==> flow/design.v <==
module IIR(clk, rst, Start, load, DIn, RAddr, data_done, WEN, Yn, WAddr, Finish);
	parameter n = 16;
	parameter m = 20;
	input clk, rst;
	input Start;
	input data_done;
	input [n-1:0]DIn;
	output WEN, load;
	output Finish;
	output [n-1:0]Yn;
	output [m-1:0]RAddr;
	output [m-1:0]WAddr;
	wire control_state;
	control_FSM control(
		.clk(clk), .rst(rst),
		.start(Start), .data_done(data_done), .load(load), .RAddr(RAddr), .state(control_state)
	);
	datapath dp(
		.clk(clk), .rst(rst),
		.command(control_state), .RAddr(RAddr), .DIn(DIn), .WEN(WEN), .Yn(Yn), .WAddr(WAddr), .finish(Finish)
	);
endmodule
module control_FSM(clk, rst, start, data_done, load, RAddr, state);
	parameter m = 20;
	parameter idle = 1'b0;
	parameter read = 1'b1;
	input clk, rst, start, data_done;
	output load, state;
	output [m-1:0]RAddr;
	reg load, state;
	reg [m-1:0]RAddr;
	reg next_load, next_state;
	reg [m-1:0]next_RAddr;
	always@(*) begin
		next_state = idle;
		next_load = 1'b0;
		next_RAddr = 0;
		case(state)
			idle: begin
				next_state = idle;
				next_RAddr = 0;
				next_load = 1'b0;
				if(start) begin
					next_state = read;
					next_RAddr = 0;
					next_load = 1'b1;
				end
			end
			read: begin
				next_state = read;
				next_RAddr = RAddr + 1;
				next_load = 1'b1;
				if(data_done) begin
					next_state = idle;
					next_RAddr = 0;
					next_load = 1'b0;
				end
			end
		endcase
	end
	always@(posedge clk or posedge rst) begin  
		if(rst)begin
			state <= 1'b0;
			load <= 1'b0;
			RAddr <= {m{1'b0}};
		end else begin
			state <= next_state;
			load <= next_load;
			RAddr <= next_RAddr;
		end
	end
endmodule
module datapath(clk, rst, command, RAddr, DIn, WEN, Yn, WAddr, finish);
	parameter idle = 1'b0;
	parameter write = 1'b1;
	parameter n = 16;
	parameter m = 20;
	input clk, rst, command;
	input [m-1:0]RAddr;
	input [n-1:0]DIn;
	output WEN, finish;
	output [n-1:0]Yn;
	output [m-1:0]WAddr;
	reg WEN, finish, state;
	reg [m-1:0]WAddr;
	reg next_WEN, next_finish, next_state;
	reg [m-1:0]next_WAddr;
	reg [n-1:0]x0, x1, x2, x3, x4, x5;
	reg [n-1:0]y0, y1, y2, y3, y4;
	wire [n-1:0]next_x0, next_x1, next_x2, next_x3, next_x4, next_x5;
	wire [n-1:0]next_y0, next_y1, next_y2, next_y3, next_y4;
	wire [n+6:0]a0, a1, a2, a3, a4, a5, b0, a_all;
	wire [n+8:0]b1, b2, b3, b4, b_all;
	wire [n-1:0]DIn_fix = ~command ? {n{1'b0}} : DIn;
	wire [n-1:0]x0_abs, x1_abs, x2_abs, x3_abs, x4_abs, x5_abs;
	wire [n-1:0]y0_abs, y1_abs, y2_abs, y3_abs, y4_abs;
	assign x0_abs = x0[n-1] ? (~x0 + 1) : x0;
	assign x1_abs = x1[n-1] ? (~x1 + 1) : x1;
	assign x2_abs = x2[n-1] ? (~x2 + 1) : x2;
	assign x3_abs = x3[n-1] ? (~x3 + 1) : x3;
	assign x4_abs = x4[n-1] ? (~x4 + 1) : x4;
	assign x5_abs = x5[n-1] ? (~x5 + 1) : x5;
	assign y0_abs = y0[n-1] ? (~y0 + 1) : y0;
	assign y1_abs = y1[n-1] ? (~y1 + 1) : y1;
	assign y2_abs = y2[n-1] ? (~y2 + 1) : y2;
	assign y3_abs = y3[n-1] ? (~y3 + 1) : y3;
	assign y4_abs = y4[n-1] ? (~y4 + 1) : y4;
	assign a_all = (x0[n-1] ? (~a0 + 1) : a0) +
				   (x1[n-1] ? (~a1 + 1) : a1) +
				   (x2[n-1] ? (~a2 + 1) : a2) +
				   (x3[n-1] ? (~a3 + 1) : a3) +
				   (x4[n-1] ? (~a4 + 1) : a4) +
				   (x5[n-1] ? (~a5 + 1) : a5) +
				   (y0[n-1] ? (~b0 + 1) : b0);
	assign b_all = (y1[n-1] ? b1 : (~b1 + 1)) +
				   (y2[n-1] ? (~b2 + 1) : b2) +
				   (y3[n-1] ? b3 : (~b3 + 1)) +
				   (y4[n-1] ? (~b4 + 1) : b4);
	assign Yn = a_all[n+6:7] + {b_all[n+8], b_all[n+5:7]};
	assign a0 = {x0_abs[n-1],
				( {x0_abs[n-2:0], 7'd0} >> 6 )+
				( {x0_abs[n-2:0], 7'd0} >> 9 )+
				( {x0_abs[n-2:0], 7'd0} >> 10)+
				( {x0_abs[n-2:0], 7'd0} >> 11)+
				( {x0_abs[n-2:0], 7'd0} >> 12)+
				( {x0_abs[n-2:0], 7'd0} >> 13) };
	assign a1 = {x1_abs[n-1],
				( {x1_abs[n-2:0], 7'd0} >> 6 )+
				( {x1_abs[n-2:0], 7'd0} >> 8 )+
				( {x1_abs[n-2:0], 7'd0} >> 10)+
				( {x1_abs[n-2:0], 7'd0} >> 11)+
				( {x1_abs[n-2:0], 7'd0} >> 14) };
	assign a2 = {x2_abs[n-1],
				( {x2_abs[n-2:0], 7'd0} >> 5 )+
				( {x2_abs[n-2:0], 7'd0} >> 8 )+
				( {x2_abs[n-2:0], 7'd0} >> 9 )+
				( {x2_abs[n-2:0], 7'd0} >> 11)+
				( {x2_abs[n-2:0], 7'd0} >> 14) };
	assign a3 = {x3_abs[n-1],
				( {x3_abs[n-2:0], 7'd0} >> 5 )+
				( {x3_abs[n-2:0], 7'd0} >> 8 )+
				( {x3_abs[n-2:0], 7'd0} >> 9 )+
				( {x3_abs[n-2:0], 7'd0} >> 11)+
				( {x3_abs[n-2:0], 7'd0} >> 14) };
	assign a4 = {x4_abs[n-1],
				( {x4_abs[n-2:0], 7'd0} >> 6 )+
				( {x4_abs[n-2:0], 7'd0} >> 8 )+
				( {x4_abs[n-2:0], 7'd0} >> 10)+
				( {x4_abs[n-2:0], 7'd0} >> 11)+
				( {x4_abs[n-2:0], 7'd0} >> 14) };
	assign a5 = {x5_abs[n-1],
				( {x5_abs[n-2:0], 7'd0} >> 6 )+
				( {x5_abs[n-2:0], 7'd0} >> 9 )+
				( {x5_abs[n-2:0], 7'd0} >> 10)+
				( {x5_abs[n-2:0], 7'd0} >> 11)+
				( {x5_abs[n-2:0], 7'd0} >> 12)+
				( {x5_abs[n-2:0], 7'd0} >> 13) };
	assign b0 = {y0_abs[n-1],
				( {y0_abs[n-2:0], 7'd0} >> 2 )+
				( {y0_abs[n-2:0], 7'd0} >> 3 )+
				( {y0_abs[n-2:0], 7'd0} >> 8 )+
				( {y0_abs[n-2:0], 7'd0} >> 11)+
				( {y0_abs[n-2:0], 7'd0} >> 13)+
				( {y0_abs[n-2:0], 7'd0} >> 14) };
	assign b1 = {y1_abs[n-1],
				( {2'd0, y1_abs[n-2:0], 7'd0}      )+
				( {2'd0, y1_abs[n-2:0], 7'd0} >> 1 )+
				( {2'd0, y1_abs[n-2:0], 7'd0} >> 3 )+
				( {2'd0, y1_abs[n-2:0], 7'd0} >> 6 )+
				( {2'd0, y1_abs[n-2:0], 7'd0} >> 7 )+
				( {2'd0, y1_abs[n-2:0], 7'd0} >> 8 )+
				( {2'd0, y1_abs[n-2:0], 7'd0} >> 10)+
				( {2'd0, y1_abs[n-2:0], 7'd0} >> 11)+
				( {2'd0, y1_abs[n-2:0], 7'd0} >> 12)+
				( {2'd0, y1_abs[n-2:0], 7'd0} >> 13) };
	assign b2 = {y2_abs[n-1],
				( {2'd0, y2_abs[n-2:0], 7'd0} << 1 )+
				( {2'd0, y2_abs[n-2:0], 7'd0}      )+
				( {2'd0, y2_abs[n-2:0], 7'd0} >> 2 )+
				( {2'd0, y2_abs[n-2:0], 7'd0} >> 4 )+
				( {2'd0, y2_abs[n-2:0], 7'd0} >> 5 )+
				( {2'd0, y2_abs[n-2:0], 7'd0} >> 6 )+
				( {2'd0, y2_abs[n-2:0], 7'd0} >> 7 )+
				( {2'd0, y2_abs[n-2:0], 7'd0} >> 8 ) };
	assign b3 = {y3_abs[n-1],
				( {2'd0, y3_abs[n-2:0], 7'd0} << 2 )+
				( {2'd0, y3_abs[n-2:0], 7'd0} >> 7 )+
				( {2'd0, y3_abs[n-2:0], 7'd0} >> 9 )+
				( {2'd0, y3_abs[n-2:0], 7'd0} >> 10)+
				( {2'd0, y3_abs[n-2:0], 7'd0} >> 12) };
	assign b4 = {y4_abs[n-1],
				( {2'd0, y4_abs[n-2:0], 7'd0} << 1 )+
				( {2'd0, y4_abs[n-2:0], 7'd0} >> 1 )+
				( {2'd0, y4_abs[n-2:0], 7'd0} >> 2 )+
				( {2'd0, y4_abs[n-2:0], 7'd0} >> 7 )+
				( {2'd0, y4_abs[n-2:0], 7'd0} >> 13)+
				( {2'd0, y4_abs[n-2:0], 7'd0} >> 14) };
	assign next_x0 = x1;
	assign next_x1 = x2;
	assign next_x2 = x3;
	assign next_x3 = x4;
	assign next_x4 = x5;
	assign next_x5 = DIn_fix;
	assign next_y0 = y1;
	assign next_y1 = y2;
	assign next_y2 = y3;
	assign next_y3 = y4;
	assign next_y4 = Yn;
	always@(*) begin
		next_state = idle;
		next_WEN = 1'b0;
		next_finish = 1'b0;
		next_WAddr = {m{1'b0}};
		case(state)
			idle: begin
				next_state = idle;
				next_WEN = 1'b0;
				next_finish = 1'b0;
				next_WAddr = {m{1'b0}};
				if(command) begin
					next_state = write;
					next_WEN = 1'b1;
					next_finish = 1'b0;
					next_WAddr = {m{1'b0}};
				end
			end
			write: begin
				next_state = write;
				next_WEN = 1'b1;
				next_finish = 1'b0;
				next_WAddr = RAddr;
				if(~command) begin
					next_state = idle;
					next_WEN = 1'b0;
					next_finish = 1'b1;
					next_WAddr = {m{1'b0}};
				end
			end
		endcase
	end
	always@(posedge clk or posedge rst) begin  
		if(rst)begin
			state <= 1'b0;
			WEN <= 1'b0;
			finish <= 1'b0;
			WAddr <= {m{1'b0}};
			x0 <= {n{1'b0}};
			x1 <= {n{1'b0}};
			x2 <= {n{1'b0}};
			x3 <= {n{1'b0}};
			x4 <= {n{1'b0}};
			x5 <= {n{1'b0}};
			y0 <= {n{1'b0}};
			y1 <= {n{1'b0}};
			y2 <= {n{1'b0}};
			y3 <= {n{1'b0}};
			y4 <= {n{1'b0}};
		end else begin
			state <= next_state;
			WEN <= next_WEN;
			finish <= next_finish;
			WAddr <= next_WAddr;
			x0 <= next_x0;
			x1 <= next_x1;
			x2 <= next_x2;
			x3 <= next_x3;
			x4 <= next_x4;
			x5 <= next_x5;
			y0 <= next_y0;
			y1 <= next_y1;
			y2 <= next_y2;
			y3 <= next_y3;
			y4 <= next_y4;
		end
	end
endmodule
Tool chain data of IIR
Tool output for the design above, in the order of the flow.
Line numbers count from 1 in the design file above.
Cell names lack the library's common part.
{ "inputs": {"top": "IIR", "clk_port": "clk", "library": "sky130hd", "corner": "tt_025C_1v80"} }

Word level
Yosys after proc, flatten, opt, wreduce and memory -nomap, before mapping. Enables and synchronous resets that opt folds into registers are not counted as muxes. Memory bits, and registers merged into a memory's read port (data or address), are not among the register bits. Print and check cells are not counted. Equal cells are merged and count once.
{ "word_totals": {"regBits": 219, "wordCells": 162} }
{ "classes": {"add_sub_neg": 89, "n_mux": 33, "logic": 24} }
{ "ops": {"columns": ["cell", "count"], "rows": [
  ["2-to-1 mux 16 bit", 12],
  ["adder 16 x 1 -> 16 bit (second input constant)", 11],
  ["inverter 16 bit", 11],
  ["adder 23 x 1 -> 23 bit (second input constant)", 7],
  ["inverter 23 bit", 7],
  ["2-to-1 mux 23 bit", 7],
  ["adder 22 x 11 -> 22 bit", 7],
  ["adder 23 bit", 6],
  ["adder 22 x 8 -> 22 bit", 5],
  ["adder 25 x 1 -> 25 bit (second input constant)", 4],
  ["inverter 25 bit", 4],
  ["2-to-1 mux 25 bit", 4],
  ["adder 24 x 15 -> 24 bit", 4],
  ["adder 22 x 12 -> 22 bit", 4],
  ["parallel mux 20 bit (select 2 bit)", 2],
  ["adder 25 bit", 3],
  ["adder 22 x 9 -> 22 bit", 3],
  ["adder 24 x 10 -> 24 bit", 2],
  ["adder 24 x 12 -> 24 bit", 2],
  ["adder 24 x 14 -> 24 bit", 2],
  ["adder 24 x 16 -> 24 bit", 2],
  ["adder 24 x 20 -> 24 bit", 2],
  ["adder 24 x 9 -> 24 bit", 2],
  ["adder 22 x 10 -> 22 bit", 2],
  ["adder 22 x 13 -> 22 bit", 2],
  ["2-to-1 mux 20 bit", 2],
  ["adder 17 x 14 -> 18 bit", 2],
  ["adder 16 x 13 -> 17 bit", 2]
]} }
Other operator kinds: 17; their cells: 23.

Depth
Yosys ltp: most cells in a row. Word level: on the elaborated netlist, between registers, memories and ports. Mapped: between sequential cells and ports; inverters and the memories' decode and read muxes count.
{ "logic_depth": {"word_depth": 19, "ABC_AREA": 0, "depth_mapped": 54, "ltp_nobuf": 54} }

Mapped cells and area
Yosys stat after the flow's synthesis: flattened, memories mapped to cells. It holds for the ABC_AREA given above (unset counts as 0); a run with the other value may have another netlist.
{ "mapped": {"cells": 4856, "mapped_area_um2": 44098.5, "seq_area_um2": 5480.3, "flip_flops": 219, "buffers": 71} }
{ "types": {"columns": ["type", "count", "type_area_um2"], "rows": [
  ["fa_1", 523, 1.05E+04],
  ["ha_1", 545, 6819.04],
  ["dfrtp_1", 219, 5.48E+03],
  ["xnor2_1", 459, 4.02E+03],
  ["inv_1", 668, 2.51E+03],
  ["xor2_1", 193, 1.69E+03],
  ["o21ai_0", 236, 1.18E+03],
  ["a21oi_1", 209, 1.05E+03],
  ["nand2_1", 274, 1.03E+03],
  ["nor2_1", 272, 1.02E+03],
  ["a21o_1", 84, 630.605],
  ["o21a_1", 75, 563.04],
  ["or3_1", 78, 487.968],
  ["nor3_1", 96, 480.461],
  ["o31ai_1", 63, 472.954],
  ["nand2b_1", 75, 469.2],
  ["and3_1", 49, 306.544],
  ["nor2b_1", 47, 294.032]
]} }
Other cell types: 78; their cells: 691.
By module: a second synthesis without flattening, with its own total; a netlist apart from the flattened one above.
{ "hier_totals": {"hier_cells": 4564, "area_unflattened_um2": 42468.2} }
Each row is one instance without its submodules.
{ "modules": {"columns": ["mod", "instances", "cells", "mod_area_um2", "mod_seq_area_um2"], "rows": [
  ["datapath", 1, 4459, 41472.3, 4954.8],
  ["control_FSM", 1, 105, 996.0, 525.5],
  ["IIR", 1, 0, 0.0, 0.0]
]} }

Worst setup path after synthesis
Source: OpenSTA report_checks on the synthesized netlist (no wires, ideal clock, input and output delay 20% of the period each), path of least setup slack; recovery checks are left aside. Register names are those of the netlist, which keeps one name where synthesis merged equal registers.
{ "synth_timing": {"path_kind": "reg2out", "from": "reg dp.x5[5]", "to": "out Yn[15]", "clock_period_ns": 16.0, "output_delay_ns": 3.200, "t_arrival_ns": 12.248, "setup_slack_ns": 0.552, "delay_ns": 12.248, "stages": 54, "synth_period_reached_ns": 15.448} }
"delay_ns" is the arrival time less input delay plus setup time.
A path that ends at an output port has no setup time.
"stages" counts driving pins, that of a launching flip-flop among them; a cell with two outputs on the path counts twice.
"synth_period_reached_ns" = period - worst setup slack (recovery checks aside). The figure is calculated, with input and output delays left at 20% of the set period.
Between the ends stands the longest chain of elaborated cells between them, by number of cells; it is not shown to be the way that was timed. Of several equally long chains one is given.
A line is the first line of the expression or statement that the cell stems from. Yosys adds cells for indexed reads and writes and turns some case tables into memories.
{ "synth_between": {"cell_sequence": "dfrtp_1 -> or4_1 -> clkbuf_1 -> o41ai_2 -> xor2_1 -> inv_1 -> buf_2 -> ha_1 -> a21o_1 -> nor3_1 -> o32a_1 -> nor2_1 -> xnor2_1 -> fa_1 -> inv_1 -> fa_1 -> fa_1 -> inv_1 -> [18 not listed] -> a211o_1 -> a21o_1 -> a21boi_0 -> o21a_1 -> o21a_1 -> o21a_1 -> nor2_1 -> ha_1 -> or3_1 -> o211a_1 -> o21a_1 -> o21ai_0 -> nand2b_1 -> a21oi_1 -> xnor2_1 -> xnor3_1 -> xnor3_1 -> xor2_1", "elab_chain_len": 14, "cells_between": 14, "cone_lines": 5, "classes_between": "10 x add/sub; 2 x mux; 2 x logic"} }
{ "synth_rtl": {"columns": ["element", "line", "rtl"], "rows": [
  ["from (decl)", 88, "reg [n-1:0]x0, x1, x2, x3, x4, x5;"],
  ["from (assign)", 252, "x5 <= {n{1'b0}};"],
  ["from (assign)", 268, "x5 <= next_x5;"],
  ["inverter 16 bit", 102, "assign x5_abs = x5[n-1] ? (~x5 + 1) : x5;"],
  ["adder 16 x 1 -> 16 bit", 102, null],
  ["2-to-1 mux 16 bit", 102, null],
  ["adder 16 x 13 -> 17 bit", 152, "( {x5_abs[n-2:0], 7'd0} >> 6 )+"],
  ["adder 22 x 12 -> 22 bit", 152, null],
  ["adder 22 x 11 -> 22 bit", 152, null],
  ["adder 22 x 10 -> 22 bit", 152, null],
  ["adder 22 x 9 -> 22 bit", 152, null],
  ["inverter 23 bit", 113, "(x5[n-1] ? (~a5 + 1) : a5) +"],
  ["adder 23 x 1 -> 23 bit", 113, null],
  ["2-to-1 mux 23 bit", 113, null],
  ["adder 23 bit x2", 108, "assign a_all = (x0[n-1] ? (~a0 + 1) : a0) +"],
  ["adder 16 bit", 119, "assign Yn = a_all[n+6:7] + {b_all[n+8], b_all[n+5:7]};"],
  ["to (decl)", 10, "output [n-1:0]Yn;"]
]} }

Worst path after layout
From the final timing report of run 1: the path of least setup slack in the routed layout; clock arrival at registers is part of the times.
{ "layout_timing": {"path_kind": "reg2out", "from": "reg dp.x5[2]", "to": "out Yn[15]", "clock_period_ns": 15.8, "output_delay_ns": 3.16, "t_arrival_ns": 12.45, "setup_slack_ns": 0.19, "stages": 51} }
Between the ends stands the longest chain of elaborated cells between them, by number of cells; it is not shown to be the way that was timed. Of several equally long chains one is given.
{ "layout_between": {"cell_sequence": "dfrtp_1 -> or4_4 -> buf_4 -> o41ai_1 -> xnor2_2 -> a21oi_1 -> a22o_4 -> xor2_2 -> fa_1 -> inv_1 -> fa_1 -> fa_1 -> inv_2 -> ha_4 -> buf_4 -> o21ai_1 -> nand2b_1 -> a21boi_2 -> [15 not listed] -> a21boi_4 -> o21a_1 -> o21a_1 -> o21a_1 -> buf_6 -> o21a_1 -> nor2_1 -> xnor2_1 -> ha_1 -> o21a_1 -> o21ai_1 -> nand2b_1 -> a21oi_2 -> xnor2_1 -> xnor3_1 -> xnor3_2 -> xor2_4 -> buf_2", "elab_chain_len": 14, "cells_between": 14, "cone_lines": 5, "classes_between": "10 x add/sub; 2 x mux; 2 x logic"} }
{ "layout_rtl": {"columns": ["element", "line", "rtl"], "rows": [
  ["from (decl)", 88, "reg [n-1:0]x0, x1, x2, x3, x4, x5;"],
  ["from (assign)", 252, "x5 <= {n{1'b0}};"],
  ["from (assign)", 268, "x5 <= next_x5;"],
  ["inverter 16 bit", 102, "assign x5_abs = x5[n-1] ? (~x5 + 1) : x5;"],
  ["adder 16 x 1 -> 16 bit", 102, null],
  ["2-to-1 mux 16 bit", 102, null],
  ["adder 16 x 13 -> 17 bit", 152, "( {x5_abs[n-2:0], 7'd0} >> 6 )+"],
  ["adder 22 x 12 -> 22 bit", 152, null],
  ["adder 22 x 11 -> 22 bit", 152, null],
  ["adder 22 x 10 -> 22 bit", 152, null],
  ["adder 22 x 9 -> 22 bit", 152, null],
  ["inverter 23 bit", 113, "(x5[n-1] ? (~a5 + 1) : a5) +"],
  ["adder 23 x 1 -> 23 bit", 113, null],
  ["2-to-1 mux 23 bit", 113, null],
  ["adder 23 bit x2", 108, "assign a_all = (x0[n-1] ? (~a0 + 1) : a0) +"],
  ["adder 16 bit", 119, "assign Yn = a_all[n+6:7] + {b_all[n+8], b_all[n+5:7]};"],
  ["to (decl)", 10, "output [n-1:0]Yn;"]
]} }

## Implementation results

Flow measurements of IIR on sky130hd: 3 stored runs with different settings, listed in no order. Input and output delays are each 20% of the period that was set; the output load is 0.01 pF.
By "clock_period_reached_ns" is meant the clock period of the run minus its worst setup slack. This is arithmetic on one report: input and output delays are still those of the set period (20% each).
"worstPathTime_ns" means the part of the period allowed to the worst setup path (the constraints hold back 20% at inputs and 20% at outputs) less its slack; where the path has registers, the arrival times of their clocks count too.

Run 1
==> flow/run.sh <==
#!/bin/bash
# the make line also repeats the synthesis and layout settings of config.mk as NAME=value (left out here)
make -C /OpenROAD-flow-scripts/flow DESIGN_CONFIG=/design/flow/config.mk WORK_HOME=/design/flow/orfs CLKGATE_MAP_FILE= finish
==> flow/config.mk <==
export PLATFORM = sky130hd
export DESIGN_NAME = IIR
export DESIGN_NICKNAME = IIR
export VERILOG_FILES = /design/flow/design.v
export SDC_FILE = /design/flow/constraint.sdc
export NUM_CORES = 4
export LEC_CHECK = 0
export CAP_MARGIN = 20
export CORE_MARGIN = 2
export CORE_UTILIZATION = 40
export SLEW_MARGIN = 20
==> flow/constraint.sdc <==
create_clock -name core_clock -period 15.8 [get_ports {clk}]
set_input_delay 3.1600 -clock core_clock [delete_from_list [all_inputs] [get_ports {clk}]]
set_output_delay 3.1600 -clock core_clock [all_outputs]
set_load 0.01 [all_outputs]

==> results of run 1, as JSON <==
{
  "die_area_um2": 112920.0,
  "setup_tns_ns": 0.000,
  "worstPathTime_ns": 12.45,
  "critical_path_type": "reg2out",
  "final_util_frac": 0.467,
  "finish.stdcell_area_um2": 50963.9,
  "yosys.chip_area_um2": 44098.5,
  "clock_period_reached_ns": 15.612,
  "setup_ws_ns": 0.188,
  "timing.hold.ws_ns": 0.417
}

Run 2
==> flow/run.sh <==
#!/bin/bash
# the make line also repeats the synthesis and layout settings of config.mk as NAME=value (left out here)
make -C /OpenROAD-flow-scripts/flow DESIGN_CONFIG=/design/flow/config.mk WORK_HOME=/design/flow/orfs CLKGATE_MAP_FILE= finish
==> flow/config.mk <==
export PLATFORM = sky130hd
export DESIGN_NAME = IIR
export DESIGN_NICKNAME = IIR
export VERILOG_FILES = /design/flow/design.v
export SDC_FILE = /design/flow/constraint.sdc
export NUM_CORES = 4
export LEC_CHECK = 0
export CAP_MARGIN = 5
export CORE_MARGIN = 2
export CORE_UTILIZATION = 40
export MIN_ROUTING_LAYER = met2
export PLACE_DENSITY_LB_ADDON = 0.12
export SETUP_SLACK_MARGIN = 0.14
export SLEW_MARGIN = 20
==> flow/constraint.sdc <==
create_clock -name core_clock -period 16.0 [get_ports {clk}]
set_input_delay 3.2000 -clock core_clock [delete_from_list [all_inputs] [get_ports {clk}]]
set_output_delay 3.2000 -clock core_clock [all_outputs]
set_load 0.01 [all_outputs]

==> results of run 2, as JSON <==
{
  "die_area_um2": 112920.0,
  "setup_tns_ns": 0.000,
  "worstPathTime_ns": 12.68,
  "critical_path_type": "reg2out",
  "final_util_frac": 0.463,
  "finish.stdcell_area_um2": 50572.3,
  "yosys.chip_area_um2": 44098.5,
  "clock_period_reached_ns": 15.879,
  "setup_ws_ns": 0.121,
  "timing.hold.ws_ns": 0.432
}

Run 3
==> flow/run.sh <==
#!/bin/bash
# the make line also repeats the synthesis and layout settings of config.mk as NAME=value (left out here)
make -C /OpenROAD-flow-scripts/flow DESIGN_CONFIG=/design/flow/config.mk WORK_HOME=/design/flow/orfs CLKGATE_MAP_FILE= finish
==> flow/config.mk <==
export PLATFORM = sky130hd
export DESIGN_NAME = IIR
export DESIGN_NICKNAME = IIR
export VERILOG_FILES = /design/flow/design.v
export SDC_FILE = /design/flow/constraint.sdc
export NUM_CORES = 4
export LEC_CHECK = 0
export ABC_AREA = 1
export CAP_MARGIN = 5
export CORE_MARGIN = 2
export CORE_UTILIZATION = 40
export CTS_CLUSTER_DIAMETER = 268
export GPL_TIMING_DRIVEN = 0
export HOLD_SLACK_MARGIN = 0.23
export MAX_ROUTING_LAYER = met4
export MIN_ROUTING_LAYER = met2
export PLACE_DENSITY_LB_ADDON = 0.03
export SETUP_SLACK_MARGIN = -1.12
export SLEW_MARGIN = 20
export TNS_END_PERCENT = 5
==> flow/constraint.sdc <==
create_clock -name core_clock -period 16.0 [get_ports {clk}]
set_input_delay 3.2000 -clock core_clock [delete_from_list [all_inputs] [get_ports {clk}]]
set_output_delay 3.2000 -clock core_clock [all_outputs]
set_load 0.01 [all_outputs]

==> results of run 3, as JSON <==
{
  "die_area_um2": 119129.0,
  "setup_tns_ns": -0.280,
  "worstPathTime_ns": 12.96,
  "critical_path_type": "reg2out",
  "final_util_frac": 0.438,
  "finish.stdcell_area_um2": 50678.6,
  "yosys.chip_area_um2": 46553.4,
  "clock_period_reached_ns": 16.157,
  "setup_ws_ns": -0.157,
  "timing.hold.ws_ns": 0.378
}
